==> flow/design.v <==
module converter_ascii_number (
	input [7:0] ascii_in,
	output[7:0] number_out);
	assign number_out = ascii_in;
endmodule
module operator_converter (
	input [7:0] in,
	output [7:0] out
);
localparam ADD = 0,
			SUB = 1,
			MULT = 2,
			DIV = 3;
assign out = (in == 8'd20) ? ADD : (in == 8'd21) ? SUB : (in == 8'd22) ? MULT : DIV;
endmodule
module convert_to_number
(
	input [7:0] num0,
	input [7:0] num1,
	input [7:0] num2,
	input [1:0] mode,
	output reg [7:0] out
);
always @(*) begin
	if (mode == 2'd0) begin
		out = num0;
	end
	else if (mode == 2'd1) begin
		out = num0*10 + num1;
	end
	else begin
		out = num0*100 + num1*10 + num2;
	end
end
endmodule
module divider (
	input clk,
	output rfd,
	input [7:0] dividend,
	input [7:0] divisor,
	output [7:0] quotient,
	output [7:0] fractional
);
	assign rfd = 1'b1;
	assign quotient = (divisor == 8'd0) ? 8'hFF : dividend / divisor;
	assign fractional = (divisor == 8'd0) ? dividend : dividend % divisor;
endmodule
module stack #(parameter size = 100)(
	input rst,
	input clk,
	input [7:0] data_in,
	input push_en,
	input pop_en,
	output [7:0] data_out,
	output is_empty	
);
	reg [7: 0] mem[size-1:0];
	reg[7:0] sp;
	always @(posedge clk) begin : proc_push
		if (rst)
			sp <= 0;
		else begin
			if (push_en) begin
				mem[sp] <= data_in;
				sp <= sp + 1;
			end
			if (pop_en) begin
					sp <= sp - 1'd1;
			end
		end
	end
	assign is_empty = (sp == 0);
	assign data_out = is_empty ? 8'd0 : mem[sp-1];
endmodule
module datapath (
	input clk,
	input rst,
	input num0_en,
	input num1_en,
	input num2_en,
	input index_cnt,
	input sel,
	input [1:0] mode,
	input operand_push,
	input operand_pop,
	input operator_push,
	input operator_pop,
	input num_clr,
	input result_en,
	input op1_en,
	input op2_en,
	input operator_en,
	output is_operand,
	output is_operator,
	output is_lt,
	output is_empty,
	output is_hash,
	output [7:0] data_out,
	output [7:0] rm,
	output rfd,
	output is_div,
	output op_is_empty,
	input [7:0] rom_data_in,
	output [6:0] rom_addr
);
localparam ADD = 0,
			SUB = 1,
			MULT = 2,
			DIV = 3;
wire [7:0] rom_data;
wire [7:0] converted_operator;
wire [7:0] converted_asci;
wire [7:0] convereted_decimal;
wire [7:0] top_operator;
wire [7:0] top_operand;
wire [7:0] operand_data_in;
wire [7:0] operator_data_in;
wire [7:0] divider_out, fractional;
wire operand_empty;
reg [7:0] num0, num1, num2;
reg [6:0] rom_index;
reg [7:0] result;
reg [7:0] op1, op2;
reg [7:0] operator;
assign rm = op2;
assign op_is_empty = is_empty;
assign rom_data = rom_data_in;
assign rom_addr = rom_index;
converter_ascii_number ascii_converter(rom_data, converted_asci);
convert_to_number decimal_converter(num0, num1, num2, mode, convereted_decimal);
operator_converter operator_converter(rom_data, converted_operator);
stack operands(.rst(rst), .clk(clk), .data_in(operand_data_in), .push_en(operand_push), .pop_en(operand_pop), .data_out(top_operand), .is_empty(operand_empty));
stack operators(.rst(rst), .clk(clk), .data_in(converted_operator), .push_en(operator_push), .pop_en(operator_pop), .data_out(top_operator), .is_empty(is_empty));
divider divider (
	.clk(clk),  
	.rfd(rfd),  
	.dividend(op1),  
	.divisor(op2),  
	.quotient(divider_out),  
	.fractional(fractional)
);  
assign is_div = top_operator == DIV;
assign data_out = top_operand;
assign operand_data_in = sel ? result : convereted_decimal;
assign is_operand = (rom_data >= 0 && rom_data < 10) ? 1 : 0;
assign is_operator = (rom_data >= 20 && rom_data <= 30) ? 1 : 0;
assign is_hash = rom_data == 8'd10;
assign is_lt = is_empty? 0: (converted_operator==ADD && (top_operator==SUB || top_operator==MULT || top_operator==DIV))
 		|| (converted_operator==SUB && (top_operator==MULT || top_operator==DIV)) 
		|| (converted_operator==DIV && (top_operator==MULT || top_operator==DIV));
always @(posedge clk) begin
	if (rst || num_clr) begin
		num0 <= 0;
		num1 <= 0;
		num2 <= 0;
	end
	else if (num0_en)
		num0 <= rom_data;
	else if (num1_en)
		num1 <= rom_data;
	else if (num2_en)
		num2 <= rom_data;
end
always @(posedge clk) begin
	if (rst) begin
		op1 <= 0;
		op2 <= 0;
	end
	else if (op1_en)
		op1 <= top_operand;
	else if (op2_en)
		op2 <= top_operand; 
end
always @(posedge clk) begin
	if (rst)
		operator <= 0;
	else if (operator_en)
		operator <= top_operator;
end
always @(posedge clk) begin
	if (rst)
		rom_index <= 0;
	else if (index_cnt)
		rom_index <= rom_index + 1;
end
always @(*) begin
	result = 0;
	begin
		if (operator == ADD) result = op1 + op2;
		else if (operator == SUB) result = op1 - op2;
		else if (operator == MULT) result = op1 * op2;
		else if (operator == DIV) result = divider_out;
	end
end
endmodule
module controller(
	input clk,
	input rst,
	input start,
	input is_operand,
	input is_operator,
	input is_lt,
	input is_empty,
	input is_hash,
	input is_div,
	input op_is_empty,
	output reg num0_en,
	output reg num1_en,
	output reg num2_en,
	output reg index_cnt,
	output reg sel,
	output reg operand_push,
	output reg operator_push,
	output reg operand_pop,
	output reg operator_pop,
	output reg num_clr,
	output reg result_en,
	output reg op1_en,
	output reg op2_en,
	output reg operator_en,
	output [1:0] mode,
	output reg done,
	output reg [4:0] ps
);
reg [4:0] ns, div_count;
reg [1:0] count;
assign mode = count-1;
always @(*) begin
	ns = 5'd0;
	case (ps)
		5'd0: if(start) ns = 1;
			else ns = 0;
		5'd1: if(is_operand) ns = 2;
			  else if(is_hash) ns = 9;
		5'd3: if(is_operator && is_lt==0) ns = 8;
				else if(is_operator && is_lt) ns = 17;
				else if (is_operand) ns=2;
			  else if(is_hash) ns = 9;
		5'd8: ns = 1;
		5'd10: if(op_is_empty) ns = 16;
				else ns = 11;
		5'd14: if(is_div &&  div_count<15 ) ns = 5'd14;
				else ns = 5'd15;
		5'd15: if(op_is_empty) ns = 16;
				else ns = 10;
		5'd16: ns = 16;
		5'd22: if(div_count<15 && is_div) ns = 5'd22;
				else ns = 5'd23;
		5'd24: ns = 1;
		default: ns = ps + 1;
	endcase
end
always @(posedge clk) begin
	if (rst) begin
		ps <= 5'd0;
		div_count <= 0;
	end
	else begin
		ps <= ns;
		if (ps==10)
			div_count <= 0;
		if (is_div && ps>10)
			div_count <= div_count + 1;
		if (ps==2)
			count <= count + 1;
		if (ps==1) begin
			count <= 0;
		end
	end
end
always @(*) begin
	num0_en = 0;
	num1_en = 0;
	num2_en = 0;
	index_cnt = 0;
	sel = 0;
	operand_push = 0;
	operator_push = 0;
	operand_pop = 0;
	operator_pop = 0;
	num_clr = 0;
	result_en = 0;
	op1_en = 0;
	op2_en = 0;
	operator_en = 0;
	done = 0;
	case (ps)
		5'd1:begin
			num_clr = 1;
		end
		5'd2: begin
			if (count==0)
				num0_en = 1;
			else if(count==1)
				num1_en = 1;
			else if (count==2)
				num2_en = 1;
			index_cnt = 1;
		end
		5'd8: begin
			operand_push = 1;
			operator_push = 1;
			index_cnt = 1;
		end
		5'd9: begin
			operand_push = 1;
		end
		5'd10: begin
			op2_en = 1;
			operator_en = 1;
		end
		5'd11: begin
			operand_pop = 1;
		end
		5'd12: begin
			op1_en = 1;
		end
		5'd13: begin
			operand_pop = 1;
		end
		5'd15: begin
			result_en = 1;
			operator_pop = 1;
			sel = 1;
			operand_push = 1;
		end
		5'd16: begin
			done = 1;
		end
		5'd17: begin
			operand_push = 1;
		end
		5'd18: begin
			op2_en = 1;
			operator_en = 1;
		end
		5'd19: begin
			operand_pop = 1;
		end
		5'd20: begin
			op1_en = 1;
		end
		5'd21: begin
			operand_pop = 1;
		end
		5'd23: begin
			operator_pop = 1;
			result_en = 1;
		end
		5'd24: begin
			sel = 1;
			operand_push = 1;
			operator_push = 1;
			index_cnt = 1;
		end
		default:
			sel = 0;
	endcase
end
endmodule
module calculator
(	
	input clk, 
	input rst,
	input start,
	input [7:0] rom_data,
	output [6:0] rom_addr,
	output done,
	output [7:0] result
);
wire is_operand, is_operator, is_lt, is_empty, is_hash,
	num0_en, num1_en, num2_en, index_cnt, sel, operand_push, operator_push,
	operand_pop, operator_pop, num_clr, result_en, op1_en, op2_en, operator_en, rfd, is_div, op_is_empty;
wire [1:0] mode;
wire [7:0] data_out, inx;
wire [4:0] ps;
controller ctrl(clk, rst, start, is_operand, is_operator, is_lt, is_empty, is_hash, is_div, op_is_empty,
				num0_en, num1_en, num2_en, index_cnt, sel, operand_push, operator_push,
				operand_pop, operator_pop, num_clr, result_en, op1_en, op2_en,
				operator_en, mode, done, ps);
datapath dp(clk, rst, num0_en, num1_en, num2_en, index_cnt, sel, mode, operand_push,
			operand_pop, operator_push, operator_pop, num_clr, result_en, op1_en,
			op2_en, operator_en, is_operand, is_operator, is_lt, is_empty, is_hash, data_out, inx, rfd, is_div, op_is_empty,
			rom_data, rom_addr);
assign result = data_out;
endmodule
Reports on calculator
Tool output for the design above, in the order of the flow.
Line numbers count from 1 in the design file above.
Cell names lack the library's common part.
The mark n/a stands for no value.

set-up
  top module = calculator
  clock input = clk
  cell library = sky130hd
  timing corner = tt_025C_1v80

Elaborated design
Counts by Yosys on the flattened word-level netlist (proc, flatten, opt, wreduce; memories kept). Register bits leave out memories and registers merged into their read ports (data or address). Print and check cells are left out.
Memory sizes are those after Yosys's memory passes, which may raise the word count (mostly to a power of two), join words into wider ones and drop unused or constant bits.

bit counts
  output and inout port bits = 16
  register bits after elaboration = 83
  memories kept = 2
  memory bits (writable) = 1600

cells by class
  reduce/logical cells = 39
  bitwise operators = 5
  multiply operators = 4
  add/sub/neg operators = 16
  $lt $le $gt $ge = 6
  muxes and demuxes = 64
  divide/modulo/power cells = 1
  eq/ne operators = 35

memory list
  memory            depth  bits a word  read ports  wr ports  RTL line  source
  dp.operands.mem   100    8            1           1         57        reg [7: 0] mem[size-1:0];
  dp.operators.mem  100    8            1           1         57

operators by type and width
  operator                                                                              count
  8-bit two-way mux                                                                     18
  8-bit by 8-bit divider with 8-bit output                                              1
  8-bit by 8-bit multiplier with 8-bit output                                           1
  8-bit by 3-bit multiplier with 7-bit output (second input constant)                   2
  5-bit equality test (second input constant)                                           9
  5-bit case mux with 9-bit select                                                      1
  5-bit by 4-bit equality test with 1-bit output (second input constant)                8
  8-bit by 5-bit multiplier with 6-bit output (second input constant)                   1
  8-bit zero test                                                                       5
  5-bit two-way mux                                                                     7
  8-bit by 2-bit equality test with 1-bit output (second input constant)                4
  8-bit adder                                                                           4
  1-bit two-way mux                                                                     30
  7-bit two-way mux                                                                     4
  8-bit by 5-bit equality test with 1-bit output (second input constant)                3
  8-bit by 1-bit adder with 8-bit output (second input constant)                        2
  8-bit by 1-bit subtractor with 8-bit output (second input constant)                   2
  8-bit by 1-bit equality test with 1-bit output (second input constant)                2
  7-bit by 1-bit subtractor with 7-bit output (second input constant)                   2
  2-bit OR reduction                                                                    5
  5-bit by 1-bit adder with 5-bit output (second input constant)                        2
  5-bit by 2-bit equality test with 1-bit output (second input constant)                2
  1-bit logical AND                                                                     9
  2-bit nonzero test                                                                    4
  8-bit by 1-bit greater-or-equal comparator with 1-bit output (second input constant)  1
  8-bit by 4-bit < comparator with 1-bit output (second input constant)                 1
  8-bit by 4-bit equality test with 1-bit output (second input constant)                1
  8-bit by 5-bit greater-or-equal comparator with 1-bit output (second input constant)  1

Other operator kinds: 21; their cells: 38.

Logic depth
Depth = most cells in a row (Yosys ltp): at word level without a register or memory, in the mapped netlist without a sequential cell, where the memories' decode and read muxes count.

depth
  depth in word-level cells = 13
  ABC_AREA = 0
  gate-level depth with buffers = 57

Netlist
Yosys stat after the flow's synthesis: flattened, memories mapped to cells. It holds for the ABC_AREA given above (unset counts as 0); a run with the other value may have another netlist.

cell types
  cell type  count  area in all (µm²)
  edfxtp_1   1002   3.01E+04
  mux4_2     302    6.8E+03
  ha_1       125    1564
  dfxtp_1    75     1501.44
  nor2_1     284    1.07E+03
  xnor2_1    60     525.504
  fa_1       25     500.48
  mux2i_1    47     470.451
  nor3_1     86     430.413
  a21oi_1    71     355.341
  clkbuf_1   90     337.824
  inv_1      84     315.302
  nand2_1    79     296.534
  mux4_1     10     262.752
  o21ai_0    48     240.23
  xor2_1     27     236.477
  a21o_1     26     195.187
  buf_2      33     165.158

Not listed: further types 62, cells in them 286.

mapped netlist
  area of sequential cells = 31590.3 µm²
  cell count = 2760
  chip area (Yosys) = 47456.8 µm²
  flip-flops = 1077

By module: a second synthesis without flattening, with its own total; a netlist apart from the flattened one above.

second synthesis, totals
  cells (unflattened synthesis) = 4039
  area (unflattened synthesis) = 71883.9 µm²

Each row is one instance without its submodules.

modules
  module              area (µm²)  instances  cells
  stack               31799.2     2          1498
  datapath            3839.9      1          470
  divider             2100.8      1          293
  convert_to_number   1168.6      1          135
  controller          1097.3      1          133
  operator_converter  78.8        1          12
  calculator          0.0         1          0

Worst setup path after synthesis
Source: OpenSTA report_checks on the synthesized netlist (no wires, ideal clock, input and output delay 20% of the period each), path of least setup slack; recovery checks are left aside. Register names are those of the netlist, which keeps one name where synthesis merged equal registers.

path after synthesis
  path kind = register to register
  start point = register dp.op2[7]
  end point = memory dp.operands.mem[0][0]
  stages = 47
  path delay = 15.331 ns
  clock period = 12.0 ns
  data required time = 10.995 ns
  time at the first pin = 0.000 ns
  data arrival time = 14.326 ns
  setup slack = -3.330 ns
  period reached after synthesis = 15.33 ns

"path delay" is the arrival time less input delay plus setup time.
"stages": output pins that drive a net of the path, with the launching flip-flop's if there is one; two outputs of one cell count as two.
"period reached after synthesis" is the clock period less the worst setup slack; recovery checks do not enter. This is arithmetic on one report: input and output delays are still those of the set period (20% each).

between the ends, after synthesis
  cell sequence = dfxtp_1 -> nor4_1 -> nand2_1 -> nor2_1 -> a21oi_1 -> ha_1 -> or3_1 -> nand3_1 -> o221ai_1 -> ha_1 -> o21a_1 -> o211ai_1 -> mux2_2 -> ha_1 -> o21a_1 -> o21a_1 -> o21ai_1 -> mux2_2 -> [... 11 more ...] -> o211ai_1 -> clkbuf_1 -> mux2_2 -> ha_1 -> o21a_1 -> o21ai_0 -> a21boi_0 -> o211ai_1 -> nand2_1 -> mux2_2 -> ha_1 -> a21o_1 -> a21o_1 -> a21o_1 -> a21o_1 -> a21o_1 -> a211oi_1 -> o31ai_1

RTL lines, path after synthesis
  item           RTL line  source
  from (decl)    123       reg [7:0] op1, op2;
  from (assign)  167       op2 <= 0;
  from (assign)  172       op2 <= top_operand;
  to (decl)      57        reg [7: 0] mem[size-1:0];

Chain of elaborated cells between the ends: none given.

Worst path after layout
Path of least setup slack in the final report of run 1 (OpenROAD, finished layout, wires in). Where an end is a register, its clock arrival counts in the times.

path post-layout
  path kind = register to register
  start point = register dp.op2[6]
  end point = memory dp.operands.mem[63][0]
  clock period = 9.8 ns
  time at the first pin = 0.76 ns
  setup slack = -1.27 ns
  data required time = 10.32 ns
  stages = 58
  data arrival time = 11.58 ns

between the ends, post-layout
  cell sequence = dfxtp_2 -> nor4_4 -> nand2_1 -> nor2_2 -> a21oi_1 -> ha_1 -> a21o_1 -> a31oi_2 -> a21oi_2 -> ha_1 -> o21a_1 -> o21a_1 -> o211ai_1 -> buf_4 -> mux2_4 -> ha_4 -> o21a_1 -> o21a_1 -> [... 22 more ...] -> a21boi_2 -> o211ai_1 -> nand2_2 -> nor2_2 -> a21oi_2 -> ha_1 -> a21o_1 -> a21o_1 -> a21o_1 -> a21o_1 -> a21o_1 -> a21o_1 -> a211oi_2 -> buf_4 -> o31ai_4 -> buf_12 -> buf_6 -> clkbuf_16

RTL lines, path post-layout
  item           RTL line  source
  from (decl)    123       reg [7:0] op1, op2;
  from (assign)  167       op2 <= 0;
  from (assign)  172       op2 <= top_operand;
  to (decl)      57        reg [7: 0] mem[size-1:0];

Chain of elaborated cells between the ends: none given.
Some nets on the timed path still bear RTL names; the line given drives or declares the net.

named nets, post-layout
  net                    RTL line  source
  dp.operand_data_in[0]  144       assign operand_data_in = sel ? result : convereted_decimal;

Hand-over note for calculator

Record of 4 stored runs of the RTL-to-layout flow on calculator, platform sky130hd. The runs are unordered. Constraints: input delay and output delay 20% of the set period each, output load 0.01 pF.
"achieved clock period (ns)" is the run's clock period less its worst setup slack. It is reckoned from that one timing run; input and output delays stay at 20% of the period that was set.
"finish__power__total" rests on the timing tool's default activity at the inputs, not on a simulated workload.

settings of run 1
{
  "CAP_MARGIN": 5,
  "CELL_PAD_IN_SITES_GLOBAL_PLACEMENT": 2,
  "CORE_UTILIZATION": 22,
  "PLACE_DENSITY_LB_ADDON": 0.15,
  "SETUP_SLACK_MARGIN": 2.41,
  "period_ns": 9.8,
  "CORE_MARGIN": 2,
  "SLEW_MARGIN": 20
}
report of run 1
yosys chip area after synthesis (um^2): 47456.8
finish__design__die__area: 219445.0
finish__design__instance__area__stdcell: 57685.3
finish__timing__setup__ws: -1.266
finish__power__total: 1.374e-02
achieved clock period (ns): 11.066

settings of run 2
{
  "CAP_MARGIN": 10,
  "CELL_PAD_IN_SITES_DETAIL_PLACEMENT": 1,
  "CORE_UTILIZATION": 40,
  "GPL_TIMING_DRIVEN": 0,
  "SLEW_MARGIN": 35,
  "period_ns": 11.7,
  "CORE_MARGIN": 2
}
report of run 2
yosys chip area after synthesis (um^2): 47456.8
finish__design__die__area: 121414.0
finish__design__instance__area__stdcell: 55071.6
finish__timing__setup__ws: -0.109
finish__power__total: 1.101e-02
achieved clock period (ns): 11.809

settings of run 3
{
  "CORE_UTILIZATION": 40,
  "SETUP_SLACK_MARGIN": -0.42,
  "period_ns": 11.7,
  "CAP_MARGIN": 20,
  "CORE_MARGIN": 2,
  "SLEW_MARGIN": 20
}
report of run 3
yosys chip area after synthesis (um^2): 47456.8
finish__design__die__area: 121414.0
finish__design__instance__area__stdcell: 53710.3
finish__timing__setup__ws: 0.295
finish__power__total: 1.064e-02
achieved clock period (ns): 11.405

settings of run 4
{
  "CORE_UTILIZATION": 40,
  "period_ns": 16.0,
  "CAP_MARGIN": 20,
  "CORE_MARGIN": 2,
  "SLEW_MARGIN": 20
}
report of run 4
yosys chip area after synthesis (um^2): 47456.8
finish__design__die__area: 121414.0
finish__design__instance__area__stdcell: 53211.0
finish__timing__setup__ws: 2.179
finish__power__total: 7.639e-03
achieved clock period (ns): 13.821

End of note.
